==> flow/design.v <==
`timescale 1ns/1ns
module mux2x1( a, b, out, sel );
    input a, b, sel;
    output out;
    assign out = sel ? a : b;
endmodule
module mux2( sel, a, b, out );
    parameter bitwidth = 32 ;
    input  sel; 
    input  [bitwidth-1:0] a, b;
    output [bitwidth-1:0] out;
    assign out = sel ? a : b;
endmodule
module mux3( sel, a, b, c, out );
    parameter bitwidth = 32 ;
    input  [1:0]  sel; 
    input  [bitwidth-1:0] a, b, c;
    output [bitwidth-1:0] out;
    assign out = sel == 0 ? a : sel == 1 ? b : c;
endmodule
module add32(a, b, result);
    input  [31:0] a, b;
    output [31:0] result;
    assign result = a + b;
endmodule
module sign_extend( immed_in, ext_immed_out );
	input  [15:0] immed_in;
	output [31:0] ext_immed_out;
	assign ext_immed_out = { { 16{immed_in[15]} }, immed_in };
endmodule
module reg32(clk, rst, d_in, d_out );
    input  clk, rst;
    input  [31:0] d_in;
    output reg [31:0] d_out;
    always @(posedge clk) begin
        if (rst)
            d_out <= 32'b0;
      else 
            d_out <= d_in;
    end
endmodule
module ALU_Slice( a, b, cin, cout, inv, ctl, out );
    input a, b, cin, inv;
    input [2:0] ctl;
    output cout, out;
    wire and_out, or_out, fa_out;
    wire bx, e1, e2, e3;
    parameter ALU_add = 3'b010;
    parameter ALU_sub = 3'b110;
    parameter ALU_and = 3'b000;
    parameter ALU_or = 3'b001;
    parameter ALU_slt = 3'b111;
    and (and_out, a, b);
    or (or_out, a, b);
    xor (bx, b, inv);
    xor (e1, a, bx);
    and (e2, a, bx);
    and (e3, e1, cin);
    or (cout, e2, e3);
    xor (fa_out, e1, cin);
    assign out = ctl[1] ? fa_out : (ctl[0] ? or_out : and_out);
endmodule
`timescale 1ns/1ns
module Shifter( a, b, result );
    input [31:0] a, b;
    output [31:0] result;     
    wire[31:0] w[0:5];
    assign w[0] = a;
    genvar i, j;
    for( i = 0 ; i < 5 ; i = i + 1 ) begin
        for( j = 2**i-1 ; j >= 0 ; j = j - 1 )  
            mux2x1 mux( .a(1'b0), .b(w[i][j]), .out(w[i+1][j]), .sel(b[i]) );
        for( j = 2**i ; j < 32 ; j = j + 1 )
            mux2x1 mux( .a(w[i][j-2**i]), .b(w[i][j]), .out(w[i+1][j]), .sel(b[i]) );
    end
    assign result = w[5] ;  
endmodule
module ALU( ctl, a, b, result, zero );
    input [2:0]   ctl ;
    input [31:0]  a, b ;
    output [31:0] result ;
    output zero ;
    wire [31:0] c, ALUOut, ShifterOut;
    wire inv;
    parameter ALU_sll = 3'b011;
    parameter ALU_add = 3'b010;
    parameter ALU_sub = 3'b110;
    parameter ALU_and = 3'b000;
    parameter ALU_or = 3'b001;
    parameter ALU_slt = 3'b111;
    assign inv = (ctl == ALU_sub || ctl == ALU_slt);
    genvar i;
    ALU_Slice slice( .a(a[0]), .b(b[0]), .cin(inv), .cout(c[0]), .ctl(ctl), .out(ALUOut[0]), .inv(inv) );
    for(i = 1 ; i<32 ; i=i+1)
        ALU_Slice slice( .a(a[i]), .b(b[i]), .cin(c[i-1]), .cout(c[i]), .ctl(ctl), .out(ALUOut[i]), .inv(inv) );
    Shifter shifter( .a(a), .b(b), .result(ShifterOut) );
    assign result = ( ctl == ALU_sll ? ShifterOut :
                      ctl == ALU_slt ? {31'b0, ALUOut[31]} : ALUOut); 
    assign zero = (result == 32'b0);
endmodule
module alu_ctl(ALUOp, Funct, ALUOperation, DIVU, ALUSEL);
    input  [1:0] ALUOp;
    input  [5:0] Funct;
    output reg DIVU;
    output reg [1:0] ALUSEL;
    output reg [2:0] ALUOperation;
    parameter F_sll = 6'd0;
    parameter F_mfhi = 6'd10;
    parameter F_mflo = 6'd12;
    parameter F_divu = 6'd27;
    parameter F_add = 6'd32;
    parameter F_sub = 6'd34;
    parameter F_and = 6'd36;
    parameter F_or = 6'd37;
    parameter F_slt = 6'd42;
    parameter ALU_sll = 3'b011;
    parameter ALU_add = 3'b010;
    parameter ALU_sub = 3'b110;
    parameter ALU_and = 3'b000;
    parameter ALU_or = 3'b001;
    parameter ALU_slt = 3'b111;
    always @(*) begin
        ALUSEL = 2;
        DIVU = 1'b0;
        ALUOperation = ALU_and;
        case (ALUOp)
        2'b00 : ALUOperation = ALU_add;
        2'b01 : ALUOperation = ALU_sub;
        2'b11 : ALUOperation = ALU_or ;
        2'b10 : case (Funct)
                F_sll : ALUOperation = ALU_sll;
                F_add : ALUOperation = ALU_add;
                F_sub : ALUOperation = ALU_sub;
                F_and : ALUOperation = ALU_and;
                F_or : ALUOperation = ALU_or;
                F_slt : ALUOperation = ALU_slt;
                F_divu: DIVU = 1;
                F_mfhi: ALUSEL = 0;
                F_mflo: ALUSEL = 1;
                default : ALUOperation = ALU_and;
                endcase
        default ALUOperation = ALU_and;
        endcase
    end
endmodule
module control( opcode, RegDst, ALUSrc, MemtoReg, RegWrite, 
                MemRead, MemWrite, Branch, Jump, ALUOp, bne);
    input  [5:0] opcode;
    output reg RegDst, ALUSrc, MemtoReg, RegWrite, MemRead, MemWrite, Branch, Jump, bne;
    output reg [1:0] ALUOp;
    parameter R_FORMAT = 6'd0;
    parameter LW = 6'd35;
    parameter SW = 6'd43;
    parameter BEQ = 6'd4;
    parameter BNE = 6'd5;    
    parameter ORI = 6'd13;
	parameter J = 6'd2;
	parameter NOP = 6'd63;
    always @(*) begin
        case ( opcode )
            R_FORMAT : 
            begin
                RegDst = 1'b1; ALUSrc = 1'b0; MemtoReg = 1'b0; RegWrite = 1'b1; MemRead = 1'b0; 
                MemWrite = 1'b0; Branch = 1'b0; Jump = 1'b0; ALUOp = 2'b10; bne = 1'd0 ;
            end
            LW :
            begin
                RegDst = 1'b0; ALUSrc = 1'b1; MemtoReg = 1'b1; RegWrite = 1'b1; MemRead = 1'b1; 
                MemWrite = 1'b0; Branch = 1'b0; Jump = 1'b0; ALUOp = 2'b00; bne = 1'd0 ;
            end
            SW :
            begin
                RegDst = 1'b0; ALUSrc = 1'b1; MemtoReg = 1'b0; RegWrite = 1'b0; MemRead = 1'b0; 
                MemWrite = 1'b1; Branch = 1'b0; Jump = 1'b0; ALUOp = 2'b00; bne = 1'd0;
            end
            ORI :
            begin
                RegDst = 1'b0; ALUSrc = 1'b1; MemtoReg = 1'b0; RegWrite = 1'b1; MemRead = 1'b0; 
                MemWrite = 1'b0; Branch = 1'b0; Jump = 1'b0; ALUOp = 2'b11; bne = 1'd0;
            end
            BEQ :
            begin
                RegDst = 1'b0; ALUSrc = 1'b0; MemtoReg = 1'b0; RegWrite = 1'b0; MemRead = 1'b0; 
                MemWrite = 1'b0; Branch = 1'b1; Jump = 1'b0; ALUOp = 2'b01; bne = 1'd0;
            end
            BNE :
            begin
                RegDst = 1'b0; ALUSrc = 1'b0; MemtoReg = 1'b0; RegWrite = 1'b0; MemRead = 1'b0; 
                MemWrite = 1'b0; Branch = 1'b1; Jump = 1'b0; ALUOp = 2'b01; bne = 1'd1 ;
            end
            J :
            begin
                RegDst = 1'b0; ALUSrc = 1'b0; MemtoReg = 1'b0; RegWrite = 1'b0; MemRead = 1'b0; 
                MemWrite = 1'b0; Branch = 1'b0; Jump = 1'b1; ALUOp = 2'b01; bne = 1'd0 ;
            end
            NOP :
            begin
                RegDst=1'b0; ALUSrc=1'b0; MemtoReg=1'b0; RegWrite=1'b0; MemRead=1'b0; 
                MemWrite=1'b0; Branch=1'b0; Jump = 1'b0; ALUOp = 2'b00;  bne = 1'd0 ;
            end
            default
            begin
                RegDst=1'b0; ALUSrc=1'b0; MemtoReg=1'b0; RegWrite=1'b0; MemRead=1'b0; 
                MemWrite=1'b0; Branch=1'b0; Jump = 1'b0; ALUOp = 2'b00;  bne = 1'd0 ;
            end
        endcase
    end
endmodule
module Divider( clk, rst, a, b, result );
    input  clk, rst ;
    input  [31:0] a ;
    input  [31:0] b ;
    output [63:0] result ;
    reg [31:0] REM;
    reg [31:0] QUO;
    reg [31:0] div;
    reg [5:0]  counter;
    wire [32:0] part;
    wire [32:0] diff;
    assign part = {REM, QUO[31]};
    assign diff = part - {1'b0, div};
    always @( posedge clk ) begin
        if ( rst ) begin
            REM <= 32'd0;
            QUO <= a;
            div <= b;
            counter <= 6'd32;
        end
        else if ( counter != 6'd0 ) begin
            if ( part >= {1'b0, div} ) begin
                REM <= diff[31:0];
                QUO <= {QUO[30:0], 1'b1};
            end
            else begin
                REM <= part[31:0];
                QUO <= {QUO[30:0], 1'b0};
            end
            counter <= counter - 6'd1;
        end
    end
    assign result = {REM, QUO};
endmodule
module HiLo( clk, DivAns, HiOut, LoOut );
    input clk ;
    input [63:0] DivAns ;
    output [31:0] HiOut, LoOut ;
    reg [63:0] REM;
    always@( posedge clk )
        REM <= DivAns;
    assign HiOut = REM[63:32];
    assign LoOut = REM[31:0];
endmodule
module Hazard( clk, rst, stay, instr, instr_out );
    input clk, rst;
    input [31:0] instr;
    output [31:0] instr_out;
    output stay;
    reg [5:0] counter;
    reg [5:0] bubbles;
    wire [5:0] opcode;
    wire [5:0] funct;
    wire issue;
    assign opcode = instr[31:26];
    assign funct = instr[5:0];
    parameter instr_NOP = 32'hFC000000;
    always @(*) begin
        if (opcode == 6'd2 || opcode == 6'd4 || opcode == 6'd5)       
            bubbles = 6'd3;
        else if (opcode == 6'd0 && funct == 6'd27)                   
            bubbles = 6'd34;
        else if (opcode == 6'd0 || opcode == 6'd35 || opcode == 6'd13)  
            bubbles = 6'd3;
        else
            bubbles = 6'd0;
    end
    assign issue = (counter == 6'd0);
    assign instr_out = issue ? instr : instr_NOP;
    assign stay = ~issue;
    always @(posedge clk) begin
        if (rst)
            counter <= 6'd0;
        else if (issue)
            counter <= bubbles;
        else
            counter <= counter - 6'd1;
    end
endmodule
module reg_file(clk, RegWrite, RN1, RN2, WN, WD, RD1, RD2);
    input  clk, RegWrite;
    input  [4:0] RN1, RN2, WN;
    input  [31:0] WD;
    output [31:0] RD1, RD2; 
    wire[4:0] RN1, RN2;
    reg [31:0] RD1, RD2;
    reg [31:0] file_array[31:1];
    always @(*) begin
      RD1 = (RN1 == 5'd0) ? 32'd0 : file_array[RN1];
    end
    always @(*) begin
      RD2 = (RN2 == 5'd0) ? 32'd0 : file_array[RN2];
    end
    always @(posedge clk)
        if(RegWrite && WN != 0)
            file_array[WN] <= WD;
endmodule 
module reg_IF_ID( clk, rst, pc_incr, instr, pc_incr_out, instr_out );  
	input   clk, rst ;
	input  [31:0] pc_incr, instr;
    output reg [31:0] pc_incr_out, instr_out;
	always @(posedge clk)begin
		if (rst) begin
			pc_incr_out <= 32'd0;
			instr_out <= 32'd0;
		end
		else begin
			pc_incr_out <= pc_incr;
			instr_out <= instr;
		end
	end
endmodule
module reg_ID_EX( opcode, clk, rst, RegDst, ALUSrc, ALUOp, MemRead, MemWrite, Branch, MemtoReg, RegWrite, bne,
                  rfile_rd1, rfile_rd2, ext_immed, rt, rd, pc_incr,
                   opcode_out, RegDst_out, ALUSrc_out, ALUOp_out, MemRead_out, MemWrite_out, Branch_out, MemtoReg_out,RegWrite_out, bne_out,
                  rfile_rd1_out , rfile_rd2_out, ext_immed_out, rt_out, rd_out, pc_incr_out );
  input clk, rst, RegDst, ALUSrc, MemRead, MemWrite, Branch, MemtoReg, RegWrite, bne;
  input [1:0]  ALUOp;
  input [4:0]  rt, rd ;
  input [31:0] ext_immed, rfile_rd1, rfile_rd2, pc_incr ;  
  input[5:0] opcode;
  output reg [5:0] opcode_out;
  output reg RegDst_out, ALUSrc_out, MemRead_out, MemWrite_out, Branch_out, MemtoReg_out, RegWrite_out, bne_out;  
  output reg [1:0]  ALUOp_out;
  output reg [4:0] rt_out, rd_out ;
  output reg [31:0] ext_immed_out, rfile_rd1_out, rfile_rd2_out, pc_incr_out ;
    always @(posedge clk) begin
		if (rst) begin
			pc_incr_out <= 32'd0;
      opcode_out <= 6'd0;
            RegDst_out <= RegDst;
            ALUSrc_out <= 0;
            ALUOp_out <= 2'd0;
            MemWrite_out <=0;
            Branch_out <= 0;
            MemRead_out <= 0;
            MemtoReg_out <= 0;
            RegWrite_out <= 0;
            ext_immed_out <= 32;
            rt_out <= 5'd0;
            rd_out <= 5'd0;
            rfile_rd1_out <= 32'd0;
            rfile_rd2_out <= 32'd0;
            bne_out <= 1'd0;
		end
        else begin
  opcode_out <= opcode;
            RegDst_out <= RegDst;
            ALUSrc_out <= ALUSrc;
            ALUOp_out <= ALUOp;
            MemRead_out <= MemRead;
            MemWrite_out <= MemWrite;
            Branch_out <= Branch;
            MemtoReg_out <= MemtoReg;
            RegWrite_out <= RegWrite;
            ext_immed_out <= ext_immed;
            rt_out <= rt;
            rd_out <= rd;
            rfile_rd1_out <= rfile_rd1;
            rfile_rd2_out <= rfile_rd2;
            pc_incr_out <= pc_incr;  
            bne_out <= bne;
        end
	end
endmodule
module reg_EX_MEM( opcode, funct, clk,reset, 
                   RW, MtoR, MR, MW, Branch, bne,  
                   ext_immed, zero, aluANS, rd2, WN,b_tgt,   
                   opcode_out, funct_out, RW_out, MtoR_out, MR_out, MW_out, Branch_out, bne_out,  
                   ext_immed_out, zero_out, aluANS_out, rd2_out, WN_out, b_tgt_out );  
	input  clk,reset, bne;
	input RW, MtoR, MR, MW, Branch ;
  input[31:0] ext_immed, aluANS, rd2, b_tgt ;
  input[4:0] WN;
  input[5:0] funct, opcode ;
	input zero;
  output reg [5:0] funct_out, opcode_out ;
	output  RW_out, MtoR_out, MR_out, MW_out, Branch_out, bne_out;
    output[31:0] ext_immed_out, aluANS_out, rd2_out, b_tgt_out ;
    output[4:0] WN_out;
	output zero_out;
	reg  RW_out, MtoR_out, MR_out, MW_out, Branch_out;
	reg[31:0] ext_immed_out, aluANS_out, rd2_out, b_tgt_out;
  reg[4:0] WN_out;
  reg zero_out, bne_out ;  
    always @( posedge clk ) begin  
        opcode_out <= 5'd0;
        if(reset) begin
      funct_out <= 5'd0;
			ext_immed_out <=32'd0;
			zero_out <=1'd0;
			aluANS_out <=32'd0;
			rd2_out <=32'd0;
			WN_out <=5'd0;
			RW_out <=1'd0;
			MtoR_out <=1'd0;
			MR_out <=1'd0;
			MW_out <=1'd0;
            Branch_out <= 32'd0;
            bne_out <= 1'd0;
            b_tgt_out <= 1'd0;
		end
		else begin
      opcode_out <= opcode;
      funct_out <= funct;
			ext_immed_out<= ext_immed;
			zero_out<=zero;
			aluANS_out<=aluANS;
			rd2_out<=rd2;
			WN_out<=WN;
			RW_out<=RW;
			MtoR_out<=MtoR;
			MR_out<=MR;
			MW_out<=MW;
			Branch_out<=Branch;
            bne_out <= bne;
            b_tgt_out <= b_tgt;
		end
	end
endmodule
module reg_MEM_WB( opcode, funct, clk, rst, regWrite, memtoReg, dataMemrd, ALU_result, WN,
                   opcode_out, funct_out, regWrite_out, memtoReg_out, dataMemrd_out, ALU_result_out, WN_out) ;
    input clk, rst, regWrite, memtoReg ;
    input [4:0] WN;
    input [31:0] dataMemrd, ALU_result; 
  input[5:0] funct, opcode;
    output regWrite_out, memtoReg_out ;
    output [4:0] WN_out ;
    output [31:0] dataMemrd_out, ALU_result_out ;
  output reg [5:0] funct_out, opcode_out;
    reg  regWrite_out, memtoReg_out ;
    reg [4:0] WN_out ;
    reg [31:0] dataMemrd_out, ALU_result_out ;
    always@(posedge clk )begin
        if ( rst ) begin
          opcode_out <= 5'd0;
          funct_out <= 5'd0;
            regWrite_out <= 0;
            memtoReg_out <= 0; 
            dataMemrd_out <= 32'd0;
            ALU_result_out <= 32'd0;
            WN_out <= 5'd0;
        end 
        else begin
          opcode_out <= opcode;
            funct_out <= funct;
            regWrite_out <= regWrite;
            memtoReg_out <= memtoReg;
            dataMemrd_out <= dataMemrd;
            ALU_result_out <= ALU_result;
            WN_out <= WN;
        end
    end  
endmodule
    module mips_pipeline(clk, rst, imem_addr, imem_rdata, dmem_addr, dmem_wdata, dmem_we, dmem_rdata);
    input clk, rst;
    output [31:0] imem_addr;
    input  [31:0] imem_rdata;
    output [31:0] dmem_addr, dmem_wdata;
    output dmem_we;
    input  [31:0] dmem_rdata;
    wire [31:0] pc, pc_incr, ID_pc_incr, pc_next, dmem_rdata_w, jump_addr, branch_addr, wd;
    wire [31:0] instr, ID_instr, IF_instr;
    wire [31:0] alu_b, b_tgt, EX_b_tgt;
    wire RegWrite, Branch, PCSrc, RegDst, MemtoReg, MemRead, MemWrite, ALUSrc, Zero, Jump, bne, ID_RegWrite;
    wire [1:0] ALUOp;
    wire [2:0] Operation;
    reg32 PC( .clk(clk), .rst(rst), .d_in(pc_next), .d_out(pc) );
    wire stay;
    wire[31:0] pc_add;
    assign imem_addr = pc;
    assign IF_instr = imem_rdata;
    Hazard hazard( .clk(clk), .rst(rst), .stay(stay), .instr(IF_instr), .instr_out(instr) );
    add32 PCADD( .a(pc), .b(32'd4), .result(pc_incr) );  
    mux2 #(32) STMUX( .sel(stay), .a(pc), .b(pc_incr), .out(pc_add) );
    mux2 #(32) PCMUX( .sel(PCSrc), .a(b_tgt), .b(pc_add), .out(branch_addr) );
    mux2 #(32) JMUX( .sel(Jump), .a(jump_addr), .b(branch_addr), .out(pc_next) );
      reg_IF_ID REG_IF_ID( .clk(clk), .rst(rst), .pc_incr(pc_incr), .instr(instr), .pc_incr_out(ID_pc_incr),   .instr_out(ID_instr));
    wire [1:0] EX_ALUOp;
    wire [5:0] opcode;
    wire [4:0] rs, rt, rd, wn;
    wire [15:0] immed;
    wire [25:0] jumpoffset;
    wire [31:0] ext_immed, EX_pc_incr, EX_instr;
    wire [31:0] rd1, rd2;
    wire ID_MemWrite, EX_RegDst, EX_ALUSrc, EX_MemRead, EX_MemWrite, EX_Branch, EX_MemtoReg, EX_RegWrite;
    assign opcode = ID_instr[31:26];
    assign rs = ID_instr[25:21];
    assign rt = ID_instr[20:16];
    assign rd = ID_instr[15:11];
    assign immed = ID_instr[15:0];
    assign jumpoffset = ID_instr[25:0];
    assign jump_addr = { ID_pc_incr[31:28], jumpoffset, 2'b00 };
    sign_extend SignExtend( .immed_in(immed), .ext_immed_out(ext_immed) );
	reg_file RegFile( .clk(clk), .RegWrite(RegWrite), .RN1(rs), .RN2(rt), .WN(wn), 
					  .WD(wd), .RD1(rd1), .RD2(rd2) );
    control CTL(.opcode(opcode), .RegDst(RegDst), .ALUSrc(ALUSrc), .MemtoReg(MemtoReg), 
                .RegWrite(ID_RegWrite), .MemRead(MemRead), .MemWrite(ID_MemWrite), .Branch(Branch), 
              .Jump(Jump), .ALUOp(ALUOp), .bne(bne));
      wire [5:0] EX_opcode;
    wire EX_bne;
    wire [4:0]  EX_wn, EX_rd, EX_rt;
    wire [31:0] EX_ext_immed, EX_rd1, EX_rd2;
      reg_ID_EX REG_ID_EX(.opcode(opcode), .clk(clk), .rst(rst), .RegDst(RegDst), .ALUSrc(ALUSrc), .ALUOp(ALUOp), .MemRead(MemRead), .MemWrite(ID_MemWrite), .Branch(Branch), .MemtoReg(MemtoReg), .RegWrite(ID_RegWrite), .bne(bne), .rfile_rd1(rd1), .rfile_rd2(rd2), .ext_immed(ext_immed), .rt(rt), .rd(rd), .pc_incr(ID_pc_incr),
                         .opcode_out(EX_opcode),.RegDst_out(EX_RegDst), .ALUSrc_out(EX_ALUSrc), .ALUOp_out(EX_ALUOp), 
                         .MemRead_out(EX_MemRead), .MemWrite_out(EX_MemWrite), .Branch_out(EX_Branch),     
                         .MemtoReg_out(EX_MemtoReg),.RegWrite_out(EX_RegWrite), 
                        .bne_out(EX_bne) , .rfile_rd1_out(EX_rd1), .rfile_rd2_out(EX_rd2),   .ext_immed_out(EX_ext_immed), 
                         .rt_out(EX_rt), .rd_out(EX_rd), .pc_incr_out(EX_pc_incr) );
    wire MEM_zero, MEM_bne, DIVU ;
    wire [1:0] ALUSEL;
    wire [5:0] MEM_funct, funct, MEM_opcode;
    wire [4:0] MEM_shamt, shamt, MEM_wn;
    wire [31:0] MEM_ext_immed, MEM_pc_incr, MEM_instr;  
    wire [31:0] MEM_rd1, MEM_rd2, MEM_aluANS, MEM_result ;  
    wire MEM_RegDst, MEM_ALUSrc, MEM_MemRead, MEM_MemWrite, MEM_Branch, MEM_MemtoReg;
    wire [63:0] div_out ;
    wire [31:0] hi, lo, alu_out;
    wire [31:0] result, b_offset; 
    assign funct = EX_ext_immed[5:0]; 
    assign shamt = EX_ext_immed[10:6];
    assign b_offset = EX_ext_immed << 2;  
      add32 BRADD( .a(EX_pc_incr), .b(b_offset), .result(EX_b_tgt) ); 
    mux2 #(32) ALUMUX( .sel(EX_ALUSrc), .a(EX_ext_immed), .b(EX_rd2), .out(alu_b) );  
    alu_ctl ALUCTL( .ALUOp(EX_ALUOp), .Funct(funct), .ALUOperation(Operation), .DIVU(DIVU), .ALUSEL(ALUSEL) );  
    Divider divider( .clk(clk), .rst(DIVU), .a(EX_rd1), .b(EX_rd2), .result(div_out) );
    HiLo HILO( .clk(clk), .DivAns(div_out), .HiOut(hi), .LoOut(lo) );
      ALU alu( .ctl(Operation), .a(EX_rd1), .b(alu_b), .result(alu_out), .zero(Zero)); 
      mux3 ALURMUX( .sel(ALUSEL), .a(hi), .b(lo), .c(alu_out), .out(result) );     
      mux2 #(5)  RFMUX( .sel(EX_RegDst), .a(EX_rd), .b(EX_rt), .out(EX_wn) );  
      reg_EX_MEM REG_EX_MEM( .opcode(EX_opcode), .funct(funct),  .clk (clk) , .reset(rst), .RW(EX_RegWrite), .MtoR(EX_MemtoReg), .MR(EX_MemRead), .MW(EX_MemWrite),.Branch(EX_Branch), .bne(EX_bne), .ext_immed(EX_ext_immed), .zero(Zero), .rd2(EX_rd2), .WN(EX_wn), .aluANS(result), .b_tgt(EX_b_tgt), 
                            .opcode_out(MEM_opcode), .funct_out(MEM_funct), .RW_out(MEM_RegWrite), .MtoR_out(MEM_MemtoReg), .MR_out(MEM_MemRead), .MW_out(MEM_MemWrite), .Branch_out(MEM_Branch), .bne_out(MEM_bne),                       .ext_immed_out(MEM_ext_immed), .zero_out(MEM_zero), .aluANS_out(MEM_result), .rd2_out(MEM_rd2), .WN_out(MEM_wn), .b_tgt_out(b_tgt) ) ;
    wire[5:0]  WB_opcode;
    wire[31:0] WB_dataMemrd, WB_result;
    wire WB_Branch, WB_MemtoReg, MEM_cmp;
    wire [4:0] MUX;
      wire [5:0] WB_funct;
    xor (MEM_cmp, MEM_bne, MEM_zero);
    and BRAND(PCSrc, MEM_cmp, MEM_Branch);
      assign dmem_addr = MEM_result;
      assign dmem_wdata = MEM_rd2;
      assign dmem_we = MEM_MemWrite;
      assign dmem_rdata_w = dmem_rdata;
      reg_MEM_WB REG_MEM_WB( .opcode(MEM_opcode), .funct(MEM_funct), .clk(clk), .rst(rst), .regWrite(MEM_RegWrite), .memtoReg(MEM_MemtoReg), .dataMemrd(dmem_rdata_w), .ALU_result(MEM_result), .WN(MEM_wn), .opcode_out(WB_opcode), .funct_out(WB_funct), .regWrite_out(RegWrite), .memtoReg_out(WB_MemtoReg), .dataMemrd_out(WB_dataMemrd), .ALU_result_out(WB_result), .WN_out(wn) ) ;
    mux2 #(32) WRMUX(  .sel(WB_MemtoReg), .a(WB_dataMemrd), .b(WB_result), .out(wd) );  
endmodule
# --- From RTL to reports: mips_pipeline ---
# What the tools print for mips_pipeline, step after step.
# Line numbers count from 1 in the design file above.
# Operators: Yosys type, input widths -> output width; for muxes data width and select width s.
# Library cell names are shortened.
setup:
  design: "mips_pipeline"
  clock: "clk"
  library: "sky130hd"
  pvt_corner: "tt_025C_1v80"

# --- Word-level counts ---
# Source: Yosys, flattened and elaborated, memories not mapped. Widths are those after wreduce. Print and check cells do not count. Equal cells are merged and count once.
# Memory sizes are those after Yosys's memory passes, which may raise the word count (mostly to a power of two), join words into wider ones and drop unused or constant bits.
op_classes:
  add_sub_neg: 5
  n_mul: 0
  div: 0
  cmp: 1
  eq_ne: 26
  shift: 0
  n_mux: 261
  logic: 256
  reduce_and_logical: 30
op_table:
  columns: ["cell", "count"]
  rows:
  - ["$mux 32", 14]
  - ["$mux 1", 235]
  - ["$xor 1x1->1", 97]
  - ["$and 1x1->1", 95]
  - ["$or 1x1->1", 63]
  - ["$eq 6x6->1 const B", 7]
  - ["$ge 33x32->1", 1]
  - ["$add 32x3->32 const B", 1]
  - ["$add 32x32->32", 1]
  - ["$sub 32x32->32", 1]
  - ["$logic_not 32->1", 1]
  - ["$eq 6x3->1 const B", 4]
  - ["$eq 6x4->1 const B", 4]
  - ["$logic_not 6->1", 4]
  - ["$mux 6", 3]
  - ["$pmux 3 s5", 1]
  - ["$reduce_or 3->1", 4]
  - ["$sub 6x1->6 const B", 2]
  - ["$eq 6x2->1 const B", 2]
  - ["$eq 6x5->1 const B", 2]
  - ["$pmux 3 s4", 1]
  - ["$reduce_or 2->1", 5]
  - ["$logic_not 5->1", 2]
  - ["$mux 5", 2]
  - ["$pmux 2 s2", 2]
  - ["$eq 3x3->1 const B", 2]
  - ["$reduce_bool 6->1", 1]
  - ["$pmux 2 s3", 1]
# Not listed: further kinds 12, cells in them 21.
bits:
  regBits: 513
  latch_bits: 0
  mem_bits_rw: 992
  mem_bits_ro: 0
  clocked_rd_ports_x_width: 64
  mem_count: 1
  wordCells: 618
memory_table:
  columns: ["name", "words", "word_bits", "read_ports", "write_ports", "line_no", "rtl"]
  rows:
  - ["RegFile.file_array", 31, 32, 2, 1, 295, "reg [31:0] file_array[31:1];"]

# --- Logic depth ---
# Yosys ltp: most cells in a row. Word level: on the elaborated netlist, between registers, memories and ports. Mapped: between sequential cells and ports; inverters and the memories' decode and read muxes count.
logic_depth:
  word_depth: 75
  abc_area: 0
  ltp_mapped: 44
  ltp_nobuf: 41

# --- Synthesis result ---
# Yosys stat after the flow's synthesis: flattened, memories mapped to cells. It holds for the ABC_AREA given above (unset counts as 0); a run with the other value may have another netlist.
mapped:
  stdcells: 5253
  synth_area_um2: 71506.1
  ffs: 1565
  n_buf: 357
types:
  columns: ["cell", "count", "type_area_um2"]
  rows:
  - ["edfxtp_1", 1056, 3.17E+04]
  - ["dfxtp_1", 509, 1.02E+04]
  - ["mux4_2", 406, 9143.77]
  - ["mux2i_1", 364, 3.64E+03]
  - ["nor2_1", 490, 1.84E+03]
  - ["a21oi_1", 293, 1.47E+03]
  - ["nand2_1", 344, 1.29E+03]
  - ["nor2b_1", 165, 1032.24]
  - ["clkbuf_1", 262, 983.443]
  - ["o21ai_0", 181, 905.869]
  - ["ha_1", 68, 850.816]
  - ["a221oi_1", 75, 656.88]
  - ["o211ai_1", 87, 653.126]
  - ["fa_1", 32, 640.614]
  - ["xnor2_1", 67, 586.813]
  - ["a22oi_1", 69, 517.997]
  - ["a211oi_1", 67, 502.982]
  - ["xor2_1", 54, 472.954]
# Not listed: further types 63, cells in them 664.
# By module: a second synthesis without flattening, with its own total; a netlist apart from the flattened one above.
unflattened:
  hier_cells: 5865
  hier_area_um2: 80661.1
# Each row is one instance without its submodules.
by_module:
  columns: ["module", "instances", "n_cells", "area_um2", "mod_seq_area_um2"]
  rows:
  - ["reg_file", 1, 2601, 46500.8, 29788.6]
  - ["Divider", 1, 600, 5994.5, 2682.6]
  - ["reg_ID_EX", 1, 324, 4164.0, 3083.0]
  - ["reg_EX_MEM", 1, 320, 4093.9, 3042.9]
  - ["add32", 2, 271, 1861.8, 0.0]
  - ["mux2 #(bitwidth=32)", 5, 36, 544.3, 0.0]
  - ["mux2x1", 160, 1, 15.0, 0.0]
  - ["reg_MEM_WB", 1, 175, 2275.9, 1661.6]
  - ["ALU_Slice", 32, 9, 62.6, 0.0]
  - ["reg_IF_ID", 1, 135, 1918.1, 1281.2]
  - ["HiLo", 1, 64, 1281.2, 1281.2]
  - ["reg32", 1, 67, 863.3, 640.6]
  - ["mux3", 1, 107, 714.4, 0.0]
  - ["ALU", 1, 131, 708.2, 0.0]
# Modules not listed: 7.

# --- Worst setup path after synthesis ---
# OpenSTA on the mapped netlist: ideal clock, no wires. The path of least setup slack (recovery checks aside). Input and output delay are each 20% of the period. Register names are those of the netlist, which keeps one name where synthesis merged equal registers.
synth_path:
  path_kind: "reg-to-reg"
  from: "reg REG_ID_EX.ext_immed_out[0]"
  to: "reg REG_EX_MEM.zero_out"
  period_ps: 15000
  t_first_pin_ps: 0
  arrival_ps: 15593
  setup_slack_ps: -654
  delay_ps: 15654
  stages: 43
  path_buffers: 2
  period_less_setup_slack_ps: 15654
# "delay_ps" is the arrival time less input delay plus setup time.
# "stages": output pins that drive a net of the path, with the launching flip-flop's if there is one; two outputs of one cell count as two.
# "period_less_setup_slack_ps" is the clock period less the worst setup slack; recovery checks do not enter. This is arithmetic on one report: input and output delays are still those of the set period (20% each).
# The rows between start and end are the longest chain of elaborated cells between them; the timing report does not say that the signal goes this way. Where chains are equally long, one stands for them.
# A line is the first line of the expression or statement that the cell stems from. Yosys adds cells for indexed reads and writes and turns some case tables into memories.
synth_between:
  cell_sequence: "dfxtp_1 > buf_2 > nor4b_2 > a31oi_1 > clkbuf_1 > o21ai_0 > fa_1 > fa_1 > fa_1 > fa_1 > fa_1 > fa_1 > fa_1 > fa_1 > fa_1 > fa_1 > fa_1 > fa_1 > (+7 left out) > fa_1 > fa_1 > fa_1 > fa_1 > fa_1 > fa_1 > fa_1 > fa_1 > fa_1 > fa_1 > fa_1 > xor2_1 > o221ai_1 > a21boi_0 > a2111oi_0 > nand4_1 > nor4_1 > and4_1"
  elab_chain_cells: 74
synth_rtl:
  columns: ["element", "line_no", "rtl"]
  rows:
  - ["from (decl)", 334, "output reg [31:0] ext_immed_out, rfile_rd1_out, rfile_rd2_out, pc_incr_out ;"]
  - ["from (assign)", 347, "ext_immed_out <= 32;"]
  - ["from (assign)", 364, "ext_immed_out <= ext_immed;"]
  - ["$eq 6x6->1", 130, "2'b10 : case (Funct)"]
  - ["$pmux 3 s5", 130, null]
  - ["$pmux 3 s4", 126, "case (ALUOp)"]
  - ["$eq 3x3->1", 91, "assign inv = (ctl == ALU_sub || ctl == ALU_slt);"]
  - ["$logic_or 1x1->1", 91, null]
  - ["$xor 1x1->1", 55, "xor (bx, b, inv);"]
  - ["$xor 1x1->1", 56, "xor (e1, a, bx);"]
  - ["(+60 left out)", null, null]
  - ["$and 1x1->1", 58, "and (e3, e1, cin);"]
  - ["$or 1x1->1", 59, "or (cout, e2, e3);"]
  - ["$xor 1x1->1", 60, "xor (fa_out, e1, cin);"]
  - ["$mux 1", 61, "assign out = ctl[1] ? fa_out : (ctl[0] ? or_out : and_out);"]
  - ["$mux 32", 98, "ctl == ALU_slt ? {31'b0, ALUOut[31]} : ALUOut);"]
  - ["$mux 32", 97, "assign result = ( ctl == ALU_sll ? ShifterOut :"]
  - ["$logic_not 32->1", 99, "assign zero = (result == 32'b0);"]
  - ["to (assign)", 399, "zero_out <=1'd0;"]
  - ["to (assign)", 415, "zero_out<=zero;"]
  - ["to (decl)", 389, "output zero_out;"]

# --- Worst path after layout ---
# Path of least setup slack in the final report of job 1 (OpenROAD, finished layout, wires in). Where an end is a register, its clock arrival counts in the times.
# The path's times are printed in steps of 10 ps; the period is the one set.
layout_path:
  path_kind: "reg-to-reg"
  from: "reg REG_ID_EX.ext_immed_out[4]"
  to: "reg REG_EX_MEM.aluANS_out[31]"
  period_ps: 9790
  t_first_pin_ps: 820
  arrival_ps: 13790
  setup_slack_ps: -3320
  stages: 41
  path_buffers: 0
# The rows between start and end are the longest chain of elaborated cells between them; the timing report does not say that the signal goes this way. Where chains are equally long, one stands for them.
layout_between:
  cell_sequence: "dfxtp_2 > nor4b_4 > a31oi_4 > xnor2_2 > fa_2 > fa_2 > fa_2 > fa_2 > fa_2 > fa_2 > fa_2 > fa_2 > fa_2 > fa_2 > fa_2 > fa_2 > fa_2 > fa_2 > (+5 left out) > fa_2 > fa_2 > fa_2 > fa_2 > fa_2 > fa_2 > fa_2 > fa_2 > fa_2 > fa_2 > fa_2 > xor2_2 > o31ai_1 > a221oi_1 > o311ai_2 > nand2b_1 > o211ai_1 > a21oi_1"
  elab_chain_cells: 75
layout_rtl:
  columns: ["element", "line_no", "rtl"]
  rows:
  - ["from (decl)", 334, "output reg [31:0] ext_immed_out, rfile_rd1_out, rfile_rd2_out, pc_incr_out ;"]
  - ["from (assign)", 347, "ext_immed_out <= 32;"]
  - ["from (assign)", 364, "ext_immed_out <= ext_immed;"]
  - ["$eq 6x6->1", 130, "2'b10 : case (Funct)"]
  - ["$pmux 3 s5", 130, null]
  - ["$pmux 3 s4", 126, "case (ALUOp)"]
  - ["$eq 3x3->1", 91, "assign inv = (ctl == ALU_sub || ctl == ALU_slt);"]
  - ["$logic_or 1x1->1", 91, null]
  - ["$xor 1x1->1", 55, "xor (bx, b, inv);"]
  - ["$xor 1x1->1", 56, "xor (e1, a, bx);"]
  - ["(+60 left out)", null, null]
  - ["$and 1x1->1", 58, "and (e3, e1, cin);"]
  - ["$or 1x1->1", 59, "or (cout, e2, e3);"]
  - ["$xor 1x1->1", 60, "xor (fa_out, e1, cin);"]
  - ["$mux 1", 61, "assign out = ctl[1] ? fa_out : (ctl[0] ? or_out : and_out);"]
  - ["$mux 32", 98, "ctl == ALU_slt ? {31'b0, ALUOut[31]} : ALUOut);"]
  - ["$mux 32", 97, "assign result = ( ctl == ALU_sll ? ShifterOut :"]
  - ["$mux 32 x2", 19, "assign out = sel == 0 ? a : sel == 1 ? b : c;"]
  - ["to (assign)", 400, "aluANS_out <=32'd0;"]
  - ["to (assign)", 416, "aluANS_out<=aluANS;"]
  - ["to (decl)", 387, "output[31:0] ext_immed_out, aluANS_out, rd2_out, b_tgt_out ;"]

Add stored flow runs of mips_pipeline

2 stored runs of mips_pipeline in the flow (synthesis by Yosys, layout by OpenROAD, sky130hd cells), in arbitrary order. Constraints: input delay and output delay 20% of the set period each, output load 0.01 pF.
"period_less_ws_ps": clock period set for the run, less the worst setup slack. It is reckoned from that one timing run; input and output delays stay at 20% of the period that was set.
By "critical_path_time_ps" is meant the share of the clock period that the worst setup path is allowed (20% is reserved at inputs, 20% at outputs), minus its slack. Clock arrival times at its registers enter into it.
"power_uw": no workload was simulated; the value follows from the tool's default switching activity.
"critical_path_time_ps" is given in steps of 10 ps.

--- job 1 ---
==> flow/run.sh <==
#!/bin/bash
# the make line also repeats the synthesis and layout settings of config.mk as NAME=value (left out here)
make -C /OpenROAD-flow-scripts/flow DESIGN_CONFIG=/design/flow/config.mk WORK_HOME=/design/flow/orfs CLKGATE_MAP_FILE= finish
==> flow/config.mk <==
export PLATFORM = sky130hd
export DESIGN_NAME = mips_pipeline
export DESIGN_NICKNAME = mips_pipeline
export VERILOG_FILES = /design/flow/design.v
export SDC_FILE = /design/flow/constraint.sdc
export NUM_CORES = 4
export LEC_CHECK = 0
export CAP_MARGIN = 30
export CELL_PAD_IN_SITES_DETAIL_PLACEMENT = 1
export CORE_MARGIN = 2
export CORE_UTILIZATION = 40
export HOLD_SLACK_MARGIN = 0.1
export SLEW_MARGIN = 20
export TNS_END_PERCENT = 95
==> flow/constraint.sdc <==
create_clock -name core_clock -period 9.79 [get_ports {clk}]
set_input_delay 1.9580 -clock core_clock [delete_from_list [all_inputs] [get_ports {clk}]]
set_output_delay 1.9580 -clock core_clock [all_outputs]
set_load 0.01 [all_outputs]

==> results, as YAML <==
results:
  synth_area_um2: 71506.1
  dieArea_um2: 182163.0
  stdcell_area_um2: 82026.2
  utilization_pct: 46.1
  ws_setup_ps: -3322
  setupTns_ps: -23424
  holdWs_ps: 368
  power_uw: 21123
  period_less_ws_ps: 13112
  critical_path_time_ps: 13110
  worstPathKind: "reg-to-reg"

--- job 2 ---
==> flow/run.sh <==
#!/bin/bash
# the make line also repeats the synthesis and layout settings of config.mk as NAME=value (left out here)
make -C /OpenROAD-flow-scripts/flow DESIGN_CONFIG=/design/flow/config.mk WORK_HOME=/design/flow/orfs CLKGATE_MAP_FILE= finish
==> flow/config.mk <==
export PLATFORM = sky130hd
export DESIGN_NAME = mips_pipeline
export DESIGN_NICKNAME = mips_pipeline
export VERILOG_FILES = /design/flow/design.v
export SDC_FILE = /design/flow/constraint.sdc
export NUM_CORES = 4
export LEC_CHECK = 0
export CAP_MARGIN = 15
export CELL_PAD_IN_SITES_DETAIL_PLACEMENT = 2
export CELL_PAD_IN_SITES_GLOBAL_PLACEMENT = 0
export CORE_MARGIN = 9
export CORE_UTILIZATION = 48
export CTS_CLUSTER_DIAMETER = 368
export CTS_CLUSTER_SIZE = 79
export GPL_ROUTABILITY_DRIVEN = 1
export GPL_TIMING_DRIVEN = 1
export HOLD_SLACK_MARGIN = 0.21
export MAX_ROUTING_LAYER = met4
export PLACE_DENSITY_LB_ADDON = 0.17
export SETUP_SLACK_MARGIN = 2.37
export SLEW_MARGIN = 10
export TNS_END_PERCENT = 20
==> flow/constraint.sdc <==
create_clock -name core_clock -period 20.4 [get_ports {clk}]
set_input_delay 4.0800 -clock core_clock [delete_from_list [all_inputs] [get_ports {clk}]]
set_output_delay 4.0800 -clock core_clock [all_outputs]
set_load 0.01 [all_outputs]

==> results, as YAML <==
results:
  synth_area_um2: 71506.1
  dieArea_um2: 163188.0
  stdcell_area_um2: 76050.4
  utilization_pct: 51.4
  ws_setup_ps: 3143
  setupTns_ps: 0
  holdWs_ps: 384
  power_uw: 8385
  period_less_ws_ps: 17257
  critical_path_time_ps: 17260
  worstPathKind: "reg-to-reg"
